==> flow/design.v <==
`timescale 1ns / 1ns
module mux2_1(in_0,in_1,switch,out);
	input[14:0] in_0,in_1;					
	input 					switch;
	output[14:0] out;					
 	reg [14:0] out;					
	always@(in_0 or in_1 or switch) 
		begin
			case(switch)
				1'b0: out = in_1;
				1'b1: out = in_0;
				default: out= 0;
			endcase
		end
endmodule
`timescale 1ns / 1ns
module mux4_1(in_0,in_1,in_2,in_3,mux_sel,out);
 	input[14:0]		in_0, in_1, in_2, in_3;	
	input[1:0]			mux_sel;
	output[14:0] out;			
	reg[14:0] out;			
	always@(in_0 or in_1 or in_2 or in_3 or mux_sel)
		begin
			case(mux_sel)
			 2'b00 : out = in_0;
			 2'b01 : out = in_1;
			 2'b10 : out = in_2;
			 2'b11 : out = in_3;
			 default: out = 0;
			endcase
		end
endmodule 
`timescale 1ns / 1ns
module f_mux8_4(in0_0, in1_0, in2_0, in3_0, in0_1, in1_1, in2_1, in3_1, switch, out_0, out_1, out_2, out_3);
	input[14:0]		in0_0, in1_0, in2_0, in3_0, in0_1, in1_1, in2_1, in3_1;
	input      		switch;
	output[14:0] out_0, out_1, out_2, out_3;		
	mux2_1 M0(.in_0(in0_0), .in_1(in0_1), .switch(switch), .out(out_0));
	mux2_1 M1(.in_0(in1_0), .in_1(in1_1), .switch(switch), .out(out_1));
	mux2_1 M2(.in_0(in2_0), .in_1(in2_1), .switch(switch), .out(out_2));
	mux2_1 M3(.in_0(in3_0), .in_1(in3_1), .switch(switch), .out(out_3));
endmodule
`timescale 1ns / 1ns
module top_mux(in0_0_0, in0_1_0, in0_2_0, in0_3_0, 					
					  in0_0_1, in0_1_1, in0_2_1, in0_3_1,
 					 in1_0_0, in1_1_0, in1_2_0, in1_3_0, 
					 in1_0_1, in1_1_1, in1_2_1, in1_3_1,
 					 in2_0_0, in2_1_0, in2_2_0, in2_3_0, 
					 in2_0_1, in2_1_1, in2_2_1, in2_3_1,
 					 in3_0_0, in3_1_0, in3_2_0, in3_3_0, 
					 in3_0_1, in3_1_1, in3_2_1, in3_3_1,
					 switch,mux_sel,
					 out0_0, out0_1, out0_2, out0_3,
					 out1_0, out1_1, out1_2, out1_3,
					 out2_0, out2_1, out2_2, out2_3,
					 out3_0, out3_1, out3_2, out3_3);
	input[1:0] mux_sel;
	input switch;
	input[14:0] in0_0_0, in0_1_0, in0_2_0, in0_3_0, 						
					  in0_0_1, in0_1_1, in0_2_1, in0_3_1,		
 					 in1_0_0, in1_1_0, in1_2_0, in1_3_0, 		
					 in1_0_1, in1_1_1, in1_2_1, in1_3_1,		
 					 in2_0_0, in2_1_0, in2_2_0, in2_3_0, 		
					 in2_0_1, in2_1_1, in2_2_1, in2_3_1,		
 					 in3_0_0, in3_1_0, in3_2_0, in3_3_0, 		
					 in3_0_1, in3_1_1, in3_2_1, in3_3_1;		
	output[14:0] 	out0_0, out0_1, out0_2, out0_3,					
					 		out1_0, out1_1, out1_2, out1_3,
					 		out2_0, out2_1, out2_2, out2_3,
							out3_0, out3_1, out3_2, out3_3;
	  wire[14:0] m0_0, m0_1, m0_2, m0_3, 						
 						 m1_0, m1_1, m1_2, m1_3, 	
 						 m2_0, m2_1, m2_2, m2_3,	
 						 m3_0, m3_1, m3_2, m3_3; 	
	f_mux8_4 F0(.in0_0(in0_0_0), .in1_0(in0_1_0), .in2_0(in0_2_0), .in3_0(in0_3_0), .in0_1(in0_0_1), .in1_1(in0_1_1), .in2_1(in0_2_1), .in3_1(in0_3_1), .switch(switch), .out_0(m0_0), .out_1(m0_1), .out_2(m0_2), .out_3(m0_3));
	f_mux8_4 F1(.in0_0(in1_0_0), .in1_0(in1_1_0), .in2_0(in1_2_0), .in3_0(in1_3_0), .in0_1(in1_0_1), .in1_1(in1_1_1), .in2_1(in1_2_1), .in3_1(in1_3_1), .switch(switch), .out_0(m1_0), .out_1(m1_1), .out_2(m1_2), .out_3(m1_3));
	f_mux8_4 F2(.in0_0(in2_0_0), .in1_0(in2_1_0), .in2_0(in2_2_0), .in3_0(in2_3_0), .in0_1(in2_0_1), .in1_1(in2_1_1), .in2_1(in2_2_1), .in3_1(in2_3_1), .switch(switch), .out_0(m2_0), .out_1(m2_1), .out_2(m2_2), .out_3(m2_3));
	f_mux8_4 F3(.in0_0(in3_0_0), .in1_0(in3_1_0), .in2_0(in3_2_0), .in3_0(in3_3_0), .in0_1(in3_0_1), .in1_1(in3_1_1), .in2_1(in3_2_1), .in3_1(in3_3_1), .switch(switch), .out_0(m3_0), .out_1(m3_1), .out_2(m3_2), .out_3(m3_3));
	mux4_1 M0_0(.in_0(m0_0), .in_1(m1_0), .in_2(m2_0), .in_3(m3_0), .mux_sel(mux_sel), .out(out0_0));
	mux4_1 M0_1(.in_0(m0_1), .in_1(m1_1), .in_2(m2_1), .in_3(m3_1), .mux_sel(mux_sel), .out(out0_1));
	mux4_1 M0_2(.in_0(m0_2), .in_1(m1_2), .in_2(m2_2), .in_3(m3_2), .mux_sel(mux_sel), .out(out0_2));
	mux4_1 M0_3(.in_0(m0_3), .in_1(m1_3), .in_2(m2_3), .in_3(m3_3), .mux_sel(mux_sel), .out(out0_3));
	mux4_1 M1_0(.in_0(m1_0), .in_1(m2_0), .in_2(m3_0), .in_3(m0_0), .mux_sel(mux_sel), .out(out1_0));
	mux4_1 M1_1(.in_0(m1_1), .in_1(m2_1), .in_2(m3_1), .in_3(m0_1), .mux_sel(mux_sel), .out(out1_1));
	mux4_1 M1_2(.in_0(m1_2), .in_1(m2_2), .in_2(m3_2), .in_3(m0_2), .mux_sel(mux_sel), .out(out1_2));
	mux4_1 M1_3(.in_0(m1_3), .in_1(m2_3), .in_2(m3_3), .in_3(m0_3), .mux_sel(mux_sel), .out(out1_3));
	mux4_1 M2_0(.in_0(m2_0), .in_1(m3_0), .in_2(m0_0), .in_3(m1_0), .mux_sel(mux_sel), .out(out2_0));
	mux4_1 M2_1(.in_0(m2_1), .in_1(m3_1), .in_2(m0_1), .in_3(m1_1), .mux_sel(mux_sel), .out(out2_1));
	mux4_1 M2_2(.in_0(m2_2), .in_1(m3_2), .in_2(m0_2), .in_3(m1_2), .mux_sel(mux_sel), .out(out2_2));
	mux4_1 M2_3(.in_0(m2_3), .in_1(m3_3), .in_2(m0_3), .in_3(m1_3), .mux_sel(mux_sel), .out(out2_3));
	mux4_1 M3_0(.in_0(m3_0), .in_1(m0_0), .in_2(m1_0), .in_3(m2_0), .mux_sel(mux_sel), .out(out3_0));
	mux4_1 M3_1(.in_0(m3_1), .in_1(m0_1), .in_2(m1_1), .in_3(m2_1), .mux_sel(mux_sel), .out(out3_1));
	mux4_1 M3_2(.in_0(m3_2), .in_1(m0_2), .in_2(m1_2), .in_3(m2_2), .mux_sel(mux_sel), .out(out3_2));
	mux4_1 M3_3(.in_0(m3_3), .in_1(m0_3), .in_2(m1_3), .in_3(m2_3), .mux_sel(mux_sel), .out(out3_3));
endmodule
`timescale 1ns / 1ns
module demux1_4( in, mux_sel, out_0, out_1, out_2, out_3);
	input[14:0] in;
	input [1:0] mux_sel;
	output[14:0]  out_0, out_1, out_2, out_3;
	assign out_0 = in;
	assign out_1 = in;
	assign out_2 = in;
	assign out_3 = in;
endmodule
`timescale 1ns / 1ns
module demux1_8( in, switch , mux_sel, out0_0 , out0_1, out1_0 , out1_1, out2_0 , out2_1, out3_0, out3_1);
	input[14:0] in;
	input switch;
	input [1:0] mux_sel;
	output[14:0] out0_0 , out0_1, out1_0 , out1_1, out2_0 , out2_1, out3_0, out3_1;
	wire [14:0] wire_0, wire_1;
	demux1_4 d0( .in(wire_0), .mux_sel(mux_sel), .out_0(out0_0), .out_1(out1_0), .out_2(out2_0), .out_3(out3_0));
	demux1_4 d1( .in(wire_1), .mux_sel(mux_sel), .out_0(out0_1), .out_1(out1_1), .out_2(out2_1), .out_3(out3_1));
	assign wire_0 = in;
	assign wire_1 = in;
endmodule
`timescale 1ns / 1ns
module weight_table0(clk, rst, in_0, in_1 , in_2, in_3, weight_sum);
	input clk,rst;
	input [7:0] in_0,in_1,in_2,in_3;   
	output [14:0] weight_sum;
	reg[14:0] mult_0,mult_1,mult_2,mult_3;
	reg[14:0] temp_0,temp_1,temp_2,temp_3;
	reg[14:0] weight_sum;
	always@(in_1 or in_2 or in_3 or in_0) 
   begin
	  mult_0 = 15'b0;
	  mult_1 = {in_1,7'b0};
	  mult_2 = 15'b0;
	  mult_3 = 15'b0;
   end
	always@(posedge clk) 
	 begin
	  temp_0 <= mult_0;
	  temp_1 <= mult_1;
	  temp_2 <= mult_2;
	  temp_3 <= mult_3;
	 end
  always@(temp_0 or temp_1	or temp_2	or temp_3	)
	 begin
		weight_sum = temp_0 + temp_1	+ temp_2	+temp_3;
	 end	
endmodule
`timescale 1ns / 1ns
module weight_table1(clk, rst, in_0, in_1 , in_2, in_3, weight_sum);
	input clk,rst;
	input [7:0] in_0,in_1,in_2,in_3;   
	output [14:0] weight_sum;
	reg[14:0] mult_0,mult_1,mult_2,mult_3;
	reg[14:0] temp_0,temp_1,temp_2,temp_3;
	reg[14:0] weight_sum;
	always@(in_1 or in_2 or in_3 or in_0) 
   begin
	  mult_0 = {4'b0,in_0,3'b0} + {7'b0,in_0};
	  mult_1 = {1'b0,in_1,6'b0} + {2'b0,in_1,5'b0} + {4'b0,in_1,3'b0} + {5'b0,in_1,2'b0} + {6'b0,in_1,1'b0} + {7'b0,in_1};
	  mult_2 = {3'b0,in_2,4'b0} + {4'b0,in_2,3'b0} + {5'b0,in_2,2'b0} + {7'b0,in_2};
	  mult_3 = {6'b0,in_3,1'b0} + {7'b0,in_3};
   end
	always@(posedge clk) 
	 begin
	  temp_0 <= mult_0;
	  temp_1 <= mult_1;
	  temp_2 <= mult_2;
	  temp_3 <= mult_3;
	 end
  always@(temp_0 or temp_1	or temp_2	or temp_3	)
	 begin
		weight_sum =  temp_1 - temp_0	+ temp_2	- temp_3;
	 end	
endmodule
`timescale 1ns / 1ns
module weight_table2(clk, rst, in_0, in_1 , in_2, in_3, weight_sum);
	input clk,rst;
	input [7:0] in_0,in_1,in_2,in_3;   
	output [14:0] weight_sum;
	reg[14:0] mult_0,mult_1,mult_2,mult_3;
	reg[14:0] temp_0,temp_1,temp_2,temp_3;
	reg[14:0] weight_sum;
	always@(in_1 or in_2 or in_3 or in_0) 
   begin
	  mult_0 = {4'b0,in_0,3'b0};
	  mult_1 = {1'b0,in_1,6'b0} + {4'b0,in_1,3'b0};
	  mult_2 = {1'b0,in_2,6'b0} + {4'b0,in_2,3'b0};
	  mult_3 = {4'b0,in_3,3'b0};
   end
	always@(posedge clk) 
	 begin
	  temp_0 <= mult_0;
	  temp_1 <= mult_1;
	  temp_2 <= mult_2;
	  temp_3 <= mult_3;
	 end
  always@(temp_0 or temp_1	or temp_2	or temp_3	)
	 begin
		weight_sum = temp_1 - temp_0	+ temp_2	- temp_3;
	 end	
endmodule
`timescale 1ns / 1ns
module weight_table3(clk, rst, in_0, in_1 , in_2, in_3, weight_sum);
	input clk,rst;
	input [7:0] in_0,in_1,in_2,in_3;   
	output [14:0] weight_sum;
	reg[14:0] mult_0,mult_1,mult_2,mult_3;
	reg[14:0] temp_0,temp_1,temp_2,temp_3;
	reg[14:0] weight_sum;
	always@(in_1 or in_2 or in_3 or in_0) 
   begin
	  mult_0 = {6'b0,in_0,1'b0} + {7'b0,in_0};
	  mult_1 = {3'b0,in_1,4'b0} + {4'b0,in_1,3'b0} + {5'b0,in_1,2'b0} + {7'b0,in_1};
	  mult_2 = {1'b0,in_2,6'b0} + {2'b0,in_2,5'b0} + {4'b0,in_2,3'b0} + {5'b0,in_2,2'b0} + {6'b0,in_2,1'b0} + {7'b0,in_2};
	  mult_3 = {4'b0,in_3,3'b0} + {7'b0,in_3};
   end
	always@(posedge clk) 
	 begin
	  temp_0 <= mult_0;
	  temp_1 <= mult_1;
	  temp_2 <= mult_2;
	  temp_3 <= mult_3;
	 end
  always@(temp_0 or temp_1	or temp_2	or temp_3	)
	 begin
		weight_sum = temp_1 - temp_0	+ temp_2	- temp_3;
	 end	
endmodule
`timescale 1ns / 1ns
module y_weight_table0(clk, rst, in_0, in_1 , in_2, in_3, weight_sum);
	input clk,rst;
	input [14:0] in_0,in_1,in_2,in_3;   
	output [7:0] weight_sum;
   reg[14:0] weight_sum_temp;
	reg[21:0] mult_0,mult_1,mult_2,mult_3;
	reg[21:0] temp_0,temp_1,temp_2,temp_3;
	always@(in_1 or in_2 or in_3 or in_0) 
   begin
	  mult_0 = 22'b0;
	  mult_1 = {in_1,7'b0};
	  mult_2 = 22'b0;
	  mult_3 = 22'b0;
   end
	always@(posedge clk) 
	 begin
	  temp_0 <= mult_0;
	  temp_1 <= mult_1;
	  temp_2 <= mult_2;
	  temp_3 <= mult_3;
	 end
  always@(temp_0 or temp_1	or temp_2	or temp_3	)
	 begin
		weight_sum_temp = temp_0[21:7] + temp_1[21:7]	+ temp_2[21:7]	+temp_3[21:7];
	 end	
	assign weight_sum = weight_sum_temp[14:7];
endmodule
`timescale 1ns / 1ns
module y_weight_table1(clk, rst, in_0, in_1 , in_2, in_3, weight_sum);
	input clk,rst;
	input [14:0] in_0,in_1,in_2,in_3;   
	output [7:0] weight_sum;
	reg[21:0] mult_0,mult_1,mult_2,mult_3;
	reg[21:0] temp_0,temp_1,temp_2,temp_3;
	reg[14:0] weight_sum_temp;
	always@(in_1 or in_2 or in_3 or in_0) 
   begin
	  mult_0 = {4'b0,in_0,3'b0} + {7'b0,in_0};
	  mult_1 = {1'b0,in_1,6'b0} + {2'b0,in_1,5'b0} + {4'b0,in_1,3'b0} + {5'b0,in_1,2'b0} + {6'b0,in_1,1'b0} + {7'b0,in_1};
	  mult_2 = {3'b0,in_2,4'b0} + {4'b0,in_2,3'b0} + {5'b0,in_2,2'b0} + {7'b0,in_2};
	  mult_3 = {6'b0,in_3,1'b0} + {7'b0,in_3};
   end
	always@(posedge clk) 
	 begin
	  temp_0 <= mult_0;
	  temp_1 <= mult_1;
	  temp_2 <= mult_2;
	  temp_3 <= mult_3;
	 end
  always@(temp_0 or temp_1	or temp_2	or temp_3	)
	 begin
		weight_sum_temp = temp_1[21:7] - temp_0[21:7]	+ temp_2[21:7]	- temp_3[21:7];
	 end	
  assign weight_sum = weight_sum_temp[14:7];
endmodule
`timescale 1ns / 1ns
module y_weight_table2(clk, rst, in_0, in_1 , in_2, in_3, weight_sum);
	input clk,rst;
	input [14:0] in_0,in_1,in_2,in_3;   
	output [7:0] weight_sum;
	reg[21:0] mult_0,mult_1,mult_2,mult_3;
	reg[21:0] temp_0,temp_1,temp_2,temp_3;
	reg[14:0] weight_sum_temp;
	always@(in_1 or in_2 or in_3 or in_0) 
   begin
	  mult_0 = {4'b0,in_0,3'b0};
	  mult_1 = {1'b0,in_1,6'b0} + {4'b0,in_1,3'b0};
	  mult_2 = {1'b0,in_2,6'b0} + {4'b0,in_2,3'b0};
	  mult_3 = {4'b0,in_3,3'b0};
   end
	always@(posedge clk) 
	 begin
	  temp_0 <= mult_0;
	  temp_1 <= mult_1;
	  temp_2 <= mult_2;
	  temp_3 <= mult_3;
	 end
  always@(temp_0 or temp_1	or temp_2	or temp_3	)
	 begin
		weight_sum_temp = temp_1[21:7] - temp_0[21:7]	+ temp_2[21:7]	- temp_3[21:7];
	 end	
  assign weight_sum = weight_sum_temp[14:7];
endmodule
`timescale 1ns / 1ns
module y_weight_table3(clk, rst, in_0, in_1 , in_2, in_3, weight_sum);
	input clk,rst;
	input [14:0] in_0,in_1,in_2,in_3;   
	output [7:0] weight_sum;
	reg[21:0] mult_0,mult_1,mult_2,mult_3;
	reg[21:0] temp_0,temp_1,temp_2,temp_3;
	reg[14:0] weight_sum_temp;
	always@(in_1 or in_2 or in_3 or in_0) 
   begin
	  mult_0 = {6'b0,in_0,1'b0} + {7'b0,in_0};
	  mult_1 = {3'b0,in_1,4'b0} + {5'b0,in_1,2'b0} + {4'b0,in_1,3'b0} + {7'b0,in_1};
	  mult_2 = {1'b0,in_2,6'b0} + {2'b0,in_2,5'b0} + {4'b0,in_2,3'b0} + {5'b0,in_2,2'b0} + {6'b0,in_2,1'b0} + {7'b0,in_2};
	  mult_3 = {4'b0,in_3,3'b0} + {7'b0,in_3};
   end
	always@(posedge clk) 
	 begin
	  temp_0 <= mult_0;
	  temp_1 <= mult_1;
	  temp_2 <= mult_2;
	  temp_3 <= mult_3;
	 end
  always@(temp_0 or temp_1	or temp_2	or temp_3	)
	 begin
		weight_sum_temp = temp_1[21:7] - temp_0[21:7]	+ temp_2[21:7]	- temp_3[21:7];
	 end	
  assign weight_sum = weight_sum_temp[14:7];
endmodule
`timescale 1ns / 1ns
module input_array(clk, rst, act, in, out_0, out_1, out_2, out_3);
 input clk,rst,act;
 input[7:0] in;
 output [7:0] out_0, out_1, out_2, out_3;
 reg [7:0]input_array_0 [0:3];
 reg [7:0]input_array_1 [0:3];
 reg [7:0]input_array_2 [0:3];
 reg [7:0]input_array_3 [0:3];
 reg [1:0] count;
 reg [7:0] out_0, out_1, out_2, out_3;
 reg enable;
 always@(posedge clk or negedge rst) 
 begin
  if(!rst)
   count <= 2'b00;
 else
   begin
    case(act)
     1'b0:
 			count <= count;
     1'b1: begin
   				  if(count==2'b11)
     					 count<= 2'b00;
    				  else
             count <= count+1; 
          end 
	  endcase
   end
 end
 always@(posedge clk)
  begin
   if(act==0) begin
  					 input_array_3[0] <= input_array_3[0];
 					 input_array_3[3] <= input_array_3[3];
  					 input_array_3[2] <= input_array_3[2];
 					 input_array_3[1] <= input_array_3[1];
  					 input_array_2[0] <= input_array_2[0];
 					 input_array_2[3] <= input_array_2[3];
  					 input_array_2[2] <= input_array_2[2];
 					 input_array_2[1] <= input_array_2[1];
  					 input_array_1[0] <= input_array_1[0];
 					 input_array_1[3] <= input_array_1[3];
  					 input_array_1[2] <= input_array_1[2];
 					 input_array_1[1] <= input_array_1[1];
  					 input_array_0[0] <= input_array_0[0];
 					 input_array_0[3] <= input_array_0[3];
  					 input_array_0[2] <= input_array_0[2];
 					 input_array_0[1] <= input_array_0[1];
          end
  else begin
     case(count)		 
  		  3'b00 : begin 
  					 input_array_0[0] <= in;
 					 input_array_3[3] <= input_array_3[2];
  					 input_array_3[2] <= input_array_3[1];
 					 input_array_3[1] <= input_array_3[0];
           end
   		  3'b01 : begin
	           input_array_1[0] <= in;
 					 input_array_0[3] <= input_array_0[2];
  					 input_array_0[2] <= input_array_0[1];
 					 input_array_0[1] <= input_array_0[0];
           end
    		 3'b10 : begin
             input_array_2[0] <= in;
 					 input_array_1[3] <= input_array_1[2];
  					 input_array_1[2] <= input_array_1[1];
 					 input_array_1[1] <= input_array_1[0];
           end
    	  3'b11 : begin
             input_array_3[0] <= in;
 					 input_array_2[3] <= input_array_2[2];
  					 input_array_2[2] <= input_array_2[1];
 					 input_array_2[1] <= input_array_2[0];
           end
     endcase
    end
   end 
 always @ (count or input_array_0[0] or input_array_0[1] or input_array_0[2] or input_array_0[3]or input_array_1[0] or input_array_1[1] or input_array_1[2] or input_array_1[3]or input_array_2[0] or input_array_2[1] or input_array_2[2] or input_array_2[3]or input_array_3[0] or input_array_3[1] or input_array_3[2] or input_array_3[3])
  begin
   case(count)
    2'b01 : begin
					  out_0 = input_array_0[0];
					  out_1 = input_array_0[1];
					  out_2 = input_array_0[2];
					  out_3 = input_array_0[3];
           end
    2'b10 : begin
					  out_0 = input_array_1[0];
					  out_1 = input_array_1[1];
					  out_2 = input_array_1[2];
					  out_3 = input_array_1[3];
           end
    2'b11 : begin
					  out_0 = input_array_2[0];
					  out_1 = input_array_2[1];
					  out_2 = input_array_2[2];
					  out_3 = input_array_2[3];
           end
    2'b00 : begin
					  out_0 = input_array_3[0];
					  out_1 = input_array_3[1];
					  out_2 = input_array_3[2];
					  out_3 = input_array_3[3];
           end
   endcase
end 
endmodule
`timescale 1ns / 1ns
module bicubic(clk, rst, act, in, out_0, out_1, out_2, out_3);
	input clk,rst,act;
	input [7:0] in;
  wire oooooooooooooooo;
	wire [7:0] in_0,in_1,in_2,in_3;   
	output [7:0] out_0, out_1, out_2, out_3;
	wire [1:0] ooooooooooo;
	wire[14:0] x_weight_sum_0;
	wire[14:0] x_weight_sum_1;
	wire[14:0] x_weight_sum_2;
	wire[14:0] x_weight_sum_3;
	wire[7:0] y_weight_sum_0;	
	wire[7:0] y_weight_sum_1;
	wire[7:0] y_weight_sum_2;
	wire[7:0] y_weight_sum_3;
	 input_array A(.clk(clk), .rst(rst), .act(act), .in(in),
					.out_0(in_3), .out_1(in_2), .out_2(in_1), .out_3(in_0));
	reg[14:0] array0_0 [3:0];
	reg[14:0] array0_1 [3:0];
	reg[14:0] array1_0 [3:0];
	reg[14:0] array1_1 [3:0];
	reg[14:0] array2_0 [3:0];
	reg[14:0] array2_1 [3:0];
	reg[14:0] array3_0 [3:0];
	reg[14:0] array3_1 [3:0];
	reg[1:0] mux_sel;
	reg switch;
	wire[14:0] dm0_0_0, dm0_1_0, dm0_2_0, dm0_3_0, 				
					  dm0_0_1, dm0_1_1, dm0_2_1, dm0_3_1,
 					 dm1_0_0, dm1_1_0, dm1_2_0, dm1_3_0, 
					 dm1_0_1, dm1_1_1, dm1_2_1, dm1_3_1,
 					 dm2_0_0, dm2_1_0, dm2_2_0, dm2_3_0, 
					 dm2_0_1, dm2_1_1, dm2_2_1, dm2_3_1,
 					 dm3_0_0, dm3_1_0, dm3_2_0, dm3_3_0, 
					 dm3_0_1, dm3_1_1, dm3_2_1, dm3_3_1;
  wire[14:0]  array0_0_0, array0_1_0, array0_2_0, array0_3_0, 					
					  array0_0_1, array0_1_1, array0_2_1, array0_3_1,
 					 array1_0_0, array1_1_0, array1_2_0, array1_3_0, 
					 array1_0_1, array1_1_1, array1_2_1, array1_3_1,
 					 array2_0_0, array2_1_0, array2_2_0, array2_3_0, 
					 array2_0_1, array2_1_1, array2_2_1, array2_3_1,
 					 array3_0_0, array3_1_0, array3_2_0, array3_3_0, 
					 array3_0_1, array3_1_1, array3_2_1, array3_3_1;
	wire[14:0]  y_in0_0,y_in0_1,y_in0_2,y_in0_3,				
					  y_in1_0,y_in1_1,y_in1_2,y_in1_3,
					  y_in2_0,y_in2_1,y_in2_2,y_in2_3,
					  y_in3_0,y_in3_1,y_in3_2,y_in3_3;
	assign array0_0_0= array0_0[0];		
	assign array0_1_0= array0_0[1];		
	assign array0_2_0= array0_0[2];		
	assign array0_3_0= array0_0[3];		
	assign array1_0_0= array1_0[0];		
	assign array1_1_0= array1_0[1];		
	assign array1_2_0= array1_0[2];		
	assign array1_3_0= array1_0[3];		
	assign array2_0_0= array2_0[0];		
	assign array2_1_0= array2_0[1];		
	assign array2_2_0= array2_0[2];		
	assign array2_3_0= array2_0[3];		
	assign array3_0_0= array3_0[0];		
	assign array3_1_0= array3_0[1];		
	assign array3_2_0= array3_0[2];		
	assign array3_3_0= array3_0[3];		
	assign array0_0_1= array0_1[0];		
	assign array0_1_1= array0_1[1];		
	assign array0_2_1= array0_1[2];		
	assign array0_3_1= array0_1[3];		
	assign array1_0_1= array1_1[0];		
	assign array1_1_1= array1_1[1];		
	assign array1_2_1= array1_1[2];		
	assign array1_3_1= array1_1[3];		
	assign array2_0_1= array2_1[0];		
	assign array2_1_1= array2_1[1];		
	assign array2_2_1= array2_1[2];		
	assign array2_3_1= array2_1[3];		
	assign array3_0_1= array3_1[0];		
	assign array3_1_1= array3_1[1];		
	assign array3_2_1= array3_1[2];		
	assign array3_3_1= array3_1[3];		
	assign out_0 = y_weight_sum_0;
	assign out_1 = y_weight_sum_1;
	assign out_2 = y_weight_sum_2;
	assign out_3 = y_weight_sum_3;
	weight_table0 x0(.clk(clk), .rst(rst), .in_0(in_0), .in_1(in_1), .in_2(in_2), .in_3(in_3), .weight_sum(x_weight_sum_0));
	weight_table1 x1(.clk(clk), .rst(rst), .in_0(in_0), .in_1(in_1), .in_2(in_2), .in_3(in_3), .weight_sum(x_weight_sum_1));
	weight_table2 x2(.clk(clk), .rst(rst), .in_0(in_0), .in_1(in_1), .in_2(in_2), .in_3(in_3), .weight_sum(x_weight_sum_2));
	weight_table3 x3(.clk(clk), .rst(rst), .in_0(in_0), .in_1(in_1), .in_2(in_2), .in_3(in_3), .weight_sum(x_weight_sum_3));
	demux1_8 dm0( .in(x_weight_sum_0), .switch(switch) , .mux_sel(mux_sel), .out0_0(dm0_0_0) , .out0_1(dm0_0_1), .out1_0(dm0_1_0) , .out1_1(dm0_1_1), .out2_0(dm0_2_0) , .out2_1(dm0_2_1), .out3_0(dm0_3_0), .out3_1(dm0_3_1));
	demux1_8 dm1( .in(x_weight_sum_1), .switch(switch) , .mux_sel(mux_sel), .out0_0(dm1_0_0) , .out0_1(dm1_0_1), .out1_0(dm1_1_0) , .out1_1(dm1_1_1), .out2_0(dm1_2_0) , .out2_1(dm1_2_1), .out3_0(dm1_3_0), .out3_1(dm1_3_1));
	demux1_8 dm2( .in(x_weight_sum_2), .switch(switch) , .mux_sel(mux_sel), .out0_0(dm2_0_0) , .out0_1(dm2_0_1), .out1_0(dm2_1_0) , .out1_1(dm2_1_1), .out2_0(dm2_2_0) , .out2_1(dm2_2_1), .out3_0(dm2_3_0), .out3_1(dm2_3_1));
	demux1_8 dm3( .in(x_weight_sum_3), .switch(switch) , .mux_sel(mux_sel), .out0_0(dm3_0_0) , .out0_1(dm3_0_1), .out1_0(dm3_1_0) , .out1_1(dm3_1_1), .out2_0(dm3_2_0) , .out2_1(dm3_2_1), .out3_0(dm3_3_0), .out3_1(dm3_3_1));
	top_mux top(.in0_0_0(array0_0_0), .in0_1_0(array0_1_0), .in0_2_0(array0_2_0), .in0_3_0(array0_3_0), 					
					  .in0_0_1(array0_0_1), .in0_1_1(array0_1_1), .in0_2_1(array0_2_1), .in0_3_1(array0_3_1),
						.in1_0_0(array1_0_0), .in1_1_0(array1_1_0), .in1_2_0(array1_2_0), .in1_3_0(array1_3_0), 							
						.in1_0_1(array1_0_1), .in1_1_1(array1_1_1), .in1_2_1(array1_2_1), .in1_3_1(array1_3_1),							
						.in2_0_0(array2_0_0), .in2_1_0(array2_1_0), .in2_2_0(array2_2_0), .in2_3_0(array2_3_0), 							
						.in2_0_1(array2_0_1), .in2_1_1(array2_1_1), .in2_2_1(array2_2_1), .in2_3_1(array2_3_1),									
 						.in3_0_0(array3_0_0), .in3_1_0(array3_1_0), .in3_2_0(array3_2_0), .in3_3_0(array3_3_0), 							
						.in3_0_1(array3_0_1), .in3_1_1(array3_1_1), .in3_2_1(array3_2_1), .in3_3_1(array3_3_1),	
						.switch(switch), .mux_sel(mux_sel),					
					 .out0_0(y_in0_0), .out0_1(y_in0_1), .out0_2(y_in0_2), .out0_3(y_in0_3),
					 .out1_0(y_in1_0), .out1_1(y_in1_1), .out1_2(y_in1_2), .out1_3(y_in1_3),
					 .out2_0(y_in2_0), .out2_1(y_in2_1), .out2_2(y_in2_2), .out2_3(y_in2_3),
					 .out3_0(y_in3_0), .out3_1(y_in3_1), .out3_2(y_in3_2), .out3_3(y_in3_3));
	y_weight_table0 y0(.clk(clk), .rst(rst), .in_0(y_in0_0), .in_1(y_in0_1), .in_2(y_in0_2), .in_3(y_in0_3), .weight_sum(y_weight_sum_0));
	y_weight_table1 y1(.clk(clk), .rst(rst), .in_0(y_in1_0), .in_1(y_in1_1), .in_2(y_in1_2), .in_3(y_in1_3), .weight_sum(y_weight_sum_1));
	y_weight_table2 y2(.clk(clk), .rst(rst), .in_0(y_in2_0), .in_1(y_in2_1), .in_2(y_in2_2), .in_3(y_in2_3), .weight_sum(y_weight_sum_2));
	y_weight_table3 y3(.clk(clk), .rst(rst), .in_0(y_in3_0), .in_1(y_in3_1), .in_2(y_in3_2), .in_3(y_in3_3), .weight_sum(y_weight_sum_3));
	always@(posedge clk or negedge rst)
	 begin
		if(!rst)
			mux_sel <=2'b10;
		else begin
		 case(act)
       1'b0: mux_sel <= mux_sel;
       1'b1: begin 
		 				if(mux_sel == 2'b11)
				 			mux_sel <= 2'b00;
						else
				 			mux_sel <= mux_sel +1;
					  end
 		  endcase
      end
	  end
	always@(posedge clk or negedge rst) 
	 begin
		if(!rst)
			switch <= 1;
		else
		 if(mux_sel == 2'b11)
			switch <= !switch;
		 else 
			switch <=switch;
	 end
	always@(posedge clk )
	  begin
			case({switch,mux_sel})
					3'b000: begin  
									array0_0[0] <= dm0_0_0;
									array1_0[0] <= dm1_0_0;
									array2_0[0] <= dm2_0_0;
									array3_0[0] <= dm3_0_0;
								 end
					3'b001: begin  
									array0_0[1] <= dm0_1_0;
									array1_0[1] <= dm1_1_0;
									array2_0[1] <= dm2_1_0;
									array3_0[1] <= dm3_1_0;
								 end
					3'b010: begin  
									array0_0[2] <= dm0_2_0;
									array1_0[2] <= dm1_2_0;
									array2_0[2] <= dm2_2_0;
									array3_0[2] <= dm3_2_0;
								 end
					3'b011: begin  
									array0_0[3] <= dm0_3_0;
									array1_0[3] <= dm1_3_0;
									array2_0[3] <= dm2_3_0;
									array3_0[3] <= dm3_3_0;
								 end
					3'b100: begin  
									array0_1[0] <= dm0_0_1;
									array1_1[0] <= dm1_0_1;
									array2_1[0] <= dm2_0_1;
									array3_1[0] <= dm3_0_1;
								 end
					3'b101: begin  
									array0_1[1] <= dm0_1_1;
									array1_1[1] <= dm1_1_1;
									array2_1[1] <= dm2_1_1;
									array3_1[1] <= dm3_1_1;
								 end
					3'b110: begin  
									array0_1[2] <= dm0_2_1;
									array1_1[2] <= dm1_2_1;
									array2_1[2] <= dm2_2_1;
									array3_1[2] <= dm3_2_1;
								 end
					3'b111: begin  
									array0_1[3] <= dm0_3_1;
									array1_1[3] <= dm1_3_1;
									array2_1[3] <= dm2_3_1;
									array3_1[3] <= dm3_3_1;
								 end
	 			endcase
	  end
endmodule
== Reports on bicubic ==
What the tools print for bicubic, step after step.
Lines are those of the file above, counted from 1.
Operators: Yosys type, input widths -> output width; for muxes data width and select width s.
Library cell names are shortened.
The mark - stands for no value.

* Top module: bicubic
* Clock: clk
* Cell library: sky130hd
* Library corner: tt_025C_1v80

== Word-level counts ==
Counts by Yosys on the flattened word-level netlist (proc, flatten, opt, wreduce). Print and check cells are left out. Cells with the same type and inputs are merged into one.

* Flip-flop bits (word level): 996
* Output and inout port bits: 32
* Word-level cells: 200

* Add/sub/neg operators: 64
* Equal/unequal tests: 13
* Multiplexer cells: 37
* Bitwise operators: 1
* Reductions and logical operators: 8

{| class="wikitable"
|+ Operators by type and width
! cell !! count
|-
| $pmux 15 s4 || 13
|-
| $pmux 15 s2 || 16
|-
| $pmux 8 s4 || 4
|-
| $sub 15x15->15 || 8
|-
| $add 15x15->15 || 6
|-
| $add 22x15->22 || 4
|-
| $add 22x17->22 || 3
|-
| $add 22x18->22 || 3
|-
| $add 15x10->15 || 4
|-
| $sub 15x11->15 || 4
|-
| $add 15x8->15 || 4
|-
| $add 21x18->22 || 2
|-
| $add 21x20->22 || 2
|-
| $add 22x16->22 || 2
|-
| $add 18x15->19 || 2
|-
| $add 16x15->17 || 2
|-
| $add 14x11->15 || 2
|-
| $add 14x13->15 || 2
|-
| $add 15x11->15 || 2
|-
| $add 15x9->15 || 2
|-
| $add 12x11->13 || 2
|-
| $add 11x8->12 || 2
|-
| $add 19x17->20 || 1
|-
| $add 19x18->20 || 1
|-
| $add 9x8->10 || 2
|-
| $eq 3x3->1 const B || 4
|-
| $eq 2x2->1 const B || 4
|-
| $reduce_and 2->1 || 4
|}

Not listed: further kinds 9, cells in them 16.

== Longest topological paths ==
Depth = most cells in a row (Yosys ltp): at word level without a register or memory, in the mapped netlist without a sequential cell, where the memories' decode and read muxes count.

* Depth after elaboration: 8
* ABC_AREA: 0
* Depth in mapped cells: 30

== Synthesis result ==
Yosys stat after the flow's synthesis: flattened, memories mapped to cells. It holds for the ABC_AREA given above (unset counts as 0); a run with the other value may have another netlist.
The area totals of this step are shown rounded.

* Mapped cells: 4,426
* Cell area after synthesis: 50,370 um^2
* Area of sequential cells: 21,890 um^2
* Mapped flip-flops: 828

{| class="wikitable"
|+ Cell types
! cell type !! count !! area in all (um^2)
|-
| edfxtp_1 || 528 || 1.59E+04
|-
| fa_1 || 302 || 6.05E+03
|-
| dfxtp_1 || 295 || 5.91E+03
|-
| ha_1 || 439 || 5.49E+03
|-
| inv_1 || 618 || 2.32E+03
|-
| xnor2_1 || 191 || 1.67E+03
|-
| mux2i_1 || 140 || 1.4E+03
|-
| nor2_1 || 348 || 1.31E+03
|-
| mux2_2 || 99 || 1.11E+03
|-
| a21oi_1 || 195 || 975.936
|-
| xor2_1 || 85 || 744.464
|-
| nand2_1 || 157 || 589.315
|-
| o21ai_0 || 112 || 560.538
|-
| a21o_1 || 67 || 502.982
|-
| nor3_1 || 96 || 480.461
|-
| o21a_1 || 54 || 405.389
|-
| o22ai_1 || 56 || 350.336
|-
| a222oi_1 || 31 || 310.298
|}

Not listed: further types 64, cells in them 613.
The figures by module come from a second, unflattened synthesis with its own total; it is not the netlist above.

* Cell total of the unflattened synthesis: 4,710
* Area total of the unflattened synthesis: 61,830 um^2

Rows give one instance, submodules left out.

{| class="wikitable"
|+ By module
! module !! instances !! cells !! area (um^2)
|-
| bicubic || 1 || 502 || 14,630
|-
| y_weight_table1 || 1 || 664 || 6,499
|-
| mux4_1 || 16 || 18 || 392.9
|-
| y_weight_table3 || 1 || 621 || 6,231
|-
| input_array || 1 || 257 || 4,902
|-
| weight_table3 || 1 || 498 || 4,835
|-
| weight_table1 || 1 || 488 || 4,815
|-
| mux2_1 || 16 || 17 || 237.7
|-
| demux1_4 || 8 || 60 || 450.4
|-
| y_weight_table2 || 1 || 360 || 3,395
|-
| weight_table2 || 1 || 256 || 2,451
|-
| weight_table0 || 1 || 16 || 216.5
|-
| y_weight_table0 || 1 || 8 || 160.2
|-
| demux1_8 || 4 || 0 || 0.0
|}

Modules not listed: 2.

== Worst setup path after synthesis ==
Source: OpenSTA report_checks on the synthesized netlist (no wires, ideal clock, input and output delay 20% of the period each), path of least setup slack; recovery checks are left aside. Register names are those of the netlist, which keeps one name where synthesis merged equal registers.

* Path type: reg-to-reg
* Start point: register switch
* End point: register y3.temp_2[21]
* Clock period: 10.0 ns
* Setup time: 0.072 ns
* Launch time at the first pin: 0.000 ns
* Arrival: 7.258 ns
* Path slack: 2.669 ns
* Delay of the path: 7.330 ns
* Driving pins on the path: 29
* Synthesis period reached: 7.331 ns

"delay of the path" = arrival - input delay + setup time.
"driving pins on the path": output pins that drive a net of the path, with the launching flip-flop's if there is one; two outputs of one cell count as two.
"synthesis period reached" is the clock period less the worst setup slack; recovery checks do not enter. This is arithmetic on one report: input and output delays are still those of the set period (20% each).
Between the ends stands the longest chain of elaborated cells between them, by number of cells; it is not shown to be the way that was timed. Of several equally long chains one is given.
Each line given opens the expression or statement behind the cell; cells for indexed reads and writes are added by Yosys, which also makes memories of some case tables.
A register here has more assigning lines than the two given.

* Cell sequence: dfstp_2 -> buf_6 -> buf_6 -> buf_4 -> buf_2 -> buf_4 -> buf_4 -> buf_2 -> buf_4 -> buf_2 -> buf_2 -> mux2_2 -> a22oi_1 -> inv_1 -> fa_1 -> fa_1 -> inv_1 -> fa_1 -> inv_1 -> ha_1 -> o21a_1 -> a2111oi_0 -> o311ai_0 -> o21a_1 -> o31a_1 -> nor4_1 -> a21oi_1 -> a21oi_1 -> xnor2_1
* Length of the longest elaborated chain: 8

{| class="wikitable"
|+ Ends and longest elaborated chain, post-synthesis
! element !! RTL line !! RTL
|-
| start: declaration || 474 || <nowiki>reg switch;</nowiki>
|-
| start: assignment || 578 || <nowiki>switch <= !switch;</nowiki>
|-
| start: assignment || 580 || <nowiki>switch <=switch;</nowiki>
|-
| $not 1->1 || 9 || <nowiki>case(switch)</nowiki>
|-
| $pmux 15 s2 || 9 ||
|-
| $pmux 15 s4 || 24 || <nowiki>case(mux_sel)</nowiki>
|-
| $add 21x20->22 || 322 || <nowiki>mult_2 = {1'b0,in_2,6'b0} + {2'b0,in_2,5'b0} + {4'b0,in_2,3'b0} + {5'b0,in_2,2'b0} + {6'b0,in_2,1'b0} + {7'b0, ...</nowiki>
|-
| $add 22x18->22 || 322 ||
|-
| $add 22x17->22 || 322 ||
|-
| $add 22x16->22 || 322 ||
|-
| $add 22x15->22 || 322 ||
|-
| end: assignment || 329 || <nowiki>temp_2 <= mult_2;</nowiki>
|-
| end: declaration || 316 || <nowiki>reg[21:0] temp_0,temp_1,temp_2,temp_3;</nowiki>
|}

== Timing after layout ==
From the final timing report of stored run 1: the path of least setup slack in the routed layout; clock arrival at registers is part of the times.

* Path type: reg-to-reg
* Start point: register mux_sel[0]
* End point: register y3.temp_2[21]
* Clock period: 8.31 ns
* Setup time: 0.06 ns
* Launch time at the first pin: 0.69 ns
* Arrival: 8.51 ns
* Path slack: 0.38 ns
* Driving pins on the path: 26

Between the ends stands the longest chain of elaborated cells between them, by number of cells; it is not shown to be the way that was timed. Of several equally long chains one is given.
A register here has more assigning lines than the two given.

* Cell sequence: dfrtp_1 -> inv_1 -> ha_1 -> inv_1 -> clkbuf_1 -> buf_1 -> clkbuf_1 -> nor2_1 -> o41ai_2 -> buf_4 -> inv_1 -> fa_1 -> fa_1 -> inv_1 -> fa_1 -> inv_1 -> ha_1 -> or3_1 -> o21ai_0 -> o311ai_2 -> o21a_1 -> o31a_1 -> nor4_1 -> a21oi_1 -> a21oi_1 -> xnor2_1
* Length of the longest elaborated chain: 7

{| class="wikitable"
|+ Ends and longest elaborated chain, after layout
! element !! RTL line !! RTL
|-
| start: declaration || 473 || <nowiki>reg[1:0] mux_sel;</nowiki>
|-
| start: assignment || 562 || <nowiki>1'b0: mux_sel <= mux_sel;</nowiki>
|-
| start: assignment || 567 || <nowiki>mux_sel <= mux_sel +1;</nowiki>
|-
| $eq 2x2->1 || 24 || <nowiki>case(mux_sel)</nowiki>
|-
| $pmux 15 s4 || 24 ||
|-
| $add 21x20->22 || 322 || <nowiki>mult_2 = {1'b0,in_2,6'b0} + {2'b0,in_2,5'b0} + {4'b0,in_2,3'b0} + {5'b0,in_2,2'b0} + {6'b0,in_2,1'b0} + {7'b0, ...</nowiki>
|-
| $add 22x18->22 || 322 ||
|-
| $add 22x17->22 || 322 ||
|-
| $add 22x16->22 || 322 ||
|-
| $add 22x15->22 || 322 ||
|-
| end: assignment || 329 || <nowiki>temp_2 <= mult_2;</nowiki>
|-
| end: declaration || 316 || <nowiki>reg[21:0] temp_0,temp_1,temp_2,temp_3;</nowiki>
|}

# Flow runs of bicubic

Stored flow runs of bicubic (5 of them; Yosys, OpenROAD, sky130hd). They differ in their settings and are not a sequence. Constraints: input delay and output delay 20% of the set period each, output load 0.01 pF.
"reached clock period" means the clock period less the worst setup slack. The figure is calculated, with input and output delays left at 20% of the set period.
Measured values are rounded.

=== Stored run 1 ===
{| class="wikitable"
! Setting !! Value
|-
| CELL_PAD_IN_SITES_DETAIL_PLACEMENT || 2
|-
| CELL_PAD_IN_SITES_GLOBAL_PLACEMENT || 1
|-
| CORE_UTILIZATION || 43
|-
| CTS_CLUSTER_DIAMETER || 175
|-
| CTS_CLUSTER_SIZE || 19
|-
| GPL_ROUTABILITY_DRIVEN || 0
|-
| GPL_TIMING_DRIVEN || 0
|-
| HOLD_SLACK_MARGIN || 0.07
|-
| period_ns || 8.31
|-
| CAP_MARGIN || 20
|-
| CORE_MARGIN || 2
|-
| SLEW_MARGIN || 20
|-
! Result !! Value
|-
| Area inside the die boundary || 119,900 um^2
|-
| Chip area in the Yosys report || 50,370 um^2
|-
| Lowest setup slack || 0.381 ns
|-
| Standard-cell area of the final layout || 54,950 um^2
|-
| Reached clock period || 7.929 ns
|}

=== Stored run 2 ===
{| class="wikitable"
! Setting !! Value
|-
| ABC_AREA || 1
|-
| CELL_PAD_IN_SITES_DETAIL_PLACEMENT || 2
|-
| CELL_PAD_IN_SITES_GLOBAL_PLACEMENT || 1
|-
| CORE_ASPECT_RATIO || 0.96
|-
| CORE_UTILIZATION || 43
|-
| CTS_CLUSTER_DIAMETER || 175
|-
| CTS_CLUSTER_SIZE || 19
|-
| GPL_ROUTABILITY_DRIVEN || 0
|-
| GPL_TIMING_DRIVEN || 1
|-
| HOLD_SLACK_MARGIN || 0.07
|-
| period_ns || 8.31
|-
| CAP_MARGIN || 20
|-
| CORE_MARGIN || 2
|-
| SLEW_MARGIN || 20
|-
! Result !! Value
|-
| Area inside the die boundary || 124,900 um^2
|-
| Chip area in the Yosys report || 52,500 um^2
|-
| Lowest setup slack || 1.354 ns
|-
| Standard-cell area of the final layout || 56,310 um^2
|-
| Reached clock period || 6.956 ns
|}

=== Stored run 3 ===
{| class="wikitable"
! Setting !! Value
|-
| CELL_PAD_IN_SITES_DETAIL_PLACEMENT || 2
|-
| CELL_PAD_IN_SITES_GLOBAL_PLACEMENT || 1
|-
| CTS_CLUSTER_SIZE || 54
|-
| period_ns || 8.31
|-
| CAP_MARGIN || 20
|-
| CORE_MARGIN || 2
|-
| CORE_UTILIZATION || 40
|-
| SLEW_MARGIN || 20
|-
! Result !! Value
|-
| Area inside the die boundary || 128,800 um^2
|-
| Chip area in the Yosys report || 50,370 um^2
|-
| Lowest setup slack || 1.011 ns
|-
| Standard-cell area of the final layout || 56,240 um^2
|-
| Reached clock period || 7.299 ns
|}

=== Stored run 4 ===
{| class="wikitable"
! Setting !! Value
|-
| ABC_AREA || 1
|-
| CELL_PAD_IN_SITES_DETAIL_PLACEMENT || 2
|-
| CORE_UTILIZATION || 49
|-
| CTS_CLUSTER_DIAMETER || 193
|-
| CTS_CLUSTER_SIZE || 48
|-
| MAX_ROUTING_LAYER || met4
|-
| MIN_ROUTING_LAYER || met1
|-
| PLACE_DENSITY_LB_ADDON || 0.2
|-
| period_ns || 12.6
|-
| CAP_MARGIN || 20
|-
| CORE_MARGIN || 2
|-
| SLEW_MARGIN || 20
|-
! Result !! Value
|-
| Area inside the die boundary || 109,800 um^2
|-
| Chip area in the Yosys report || 52,500 um^2
|-
| Lowest setup slack || 4.574 ns
|-
| Standard-cell area of the final layout || 55,230 um^2
|-
| Reached clock period || 8.026 ns
|}

=== Stored run 5 ===
{| class="wikitable"
! Setting !! Value
|-
| CELL_PAD_IN_SITES_DETAIL_PLACEMENT || 1
|-
| CELL_PAD_IN_SITES_GLOBAL_PLACEMENT || 2
|-
| CORE_ASPECT_RATIO || 0.72
|-
| CORE_UTILIZATION || 40
|-
| CTS_CLUSTER_SIZE || 80
|-
| MAX_ROUTING_LAYER || met4
|-
| SETUP_SLACK_MARGIN || 3.26
|-
| TNS_END_PERCENT || 15
|-
| period_ns || 11.9
|-
| CAP_MARGIN || 20
|-
| CORE_MARGIN || 2
|-
| SLEW_MARGIN || 20
|-
! Result !! Value
|-
| Area inside the die boundary || 128,800 um^2
|-
| Chip area in the Yosys report || 50,370 um^2
|-
| Lowest setup slack || 4.463 ns
|-
| Standard-cell area of the final layout || 56,350 um^2
|-
| Reached clock period || 7.437 ns
|}
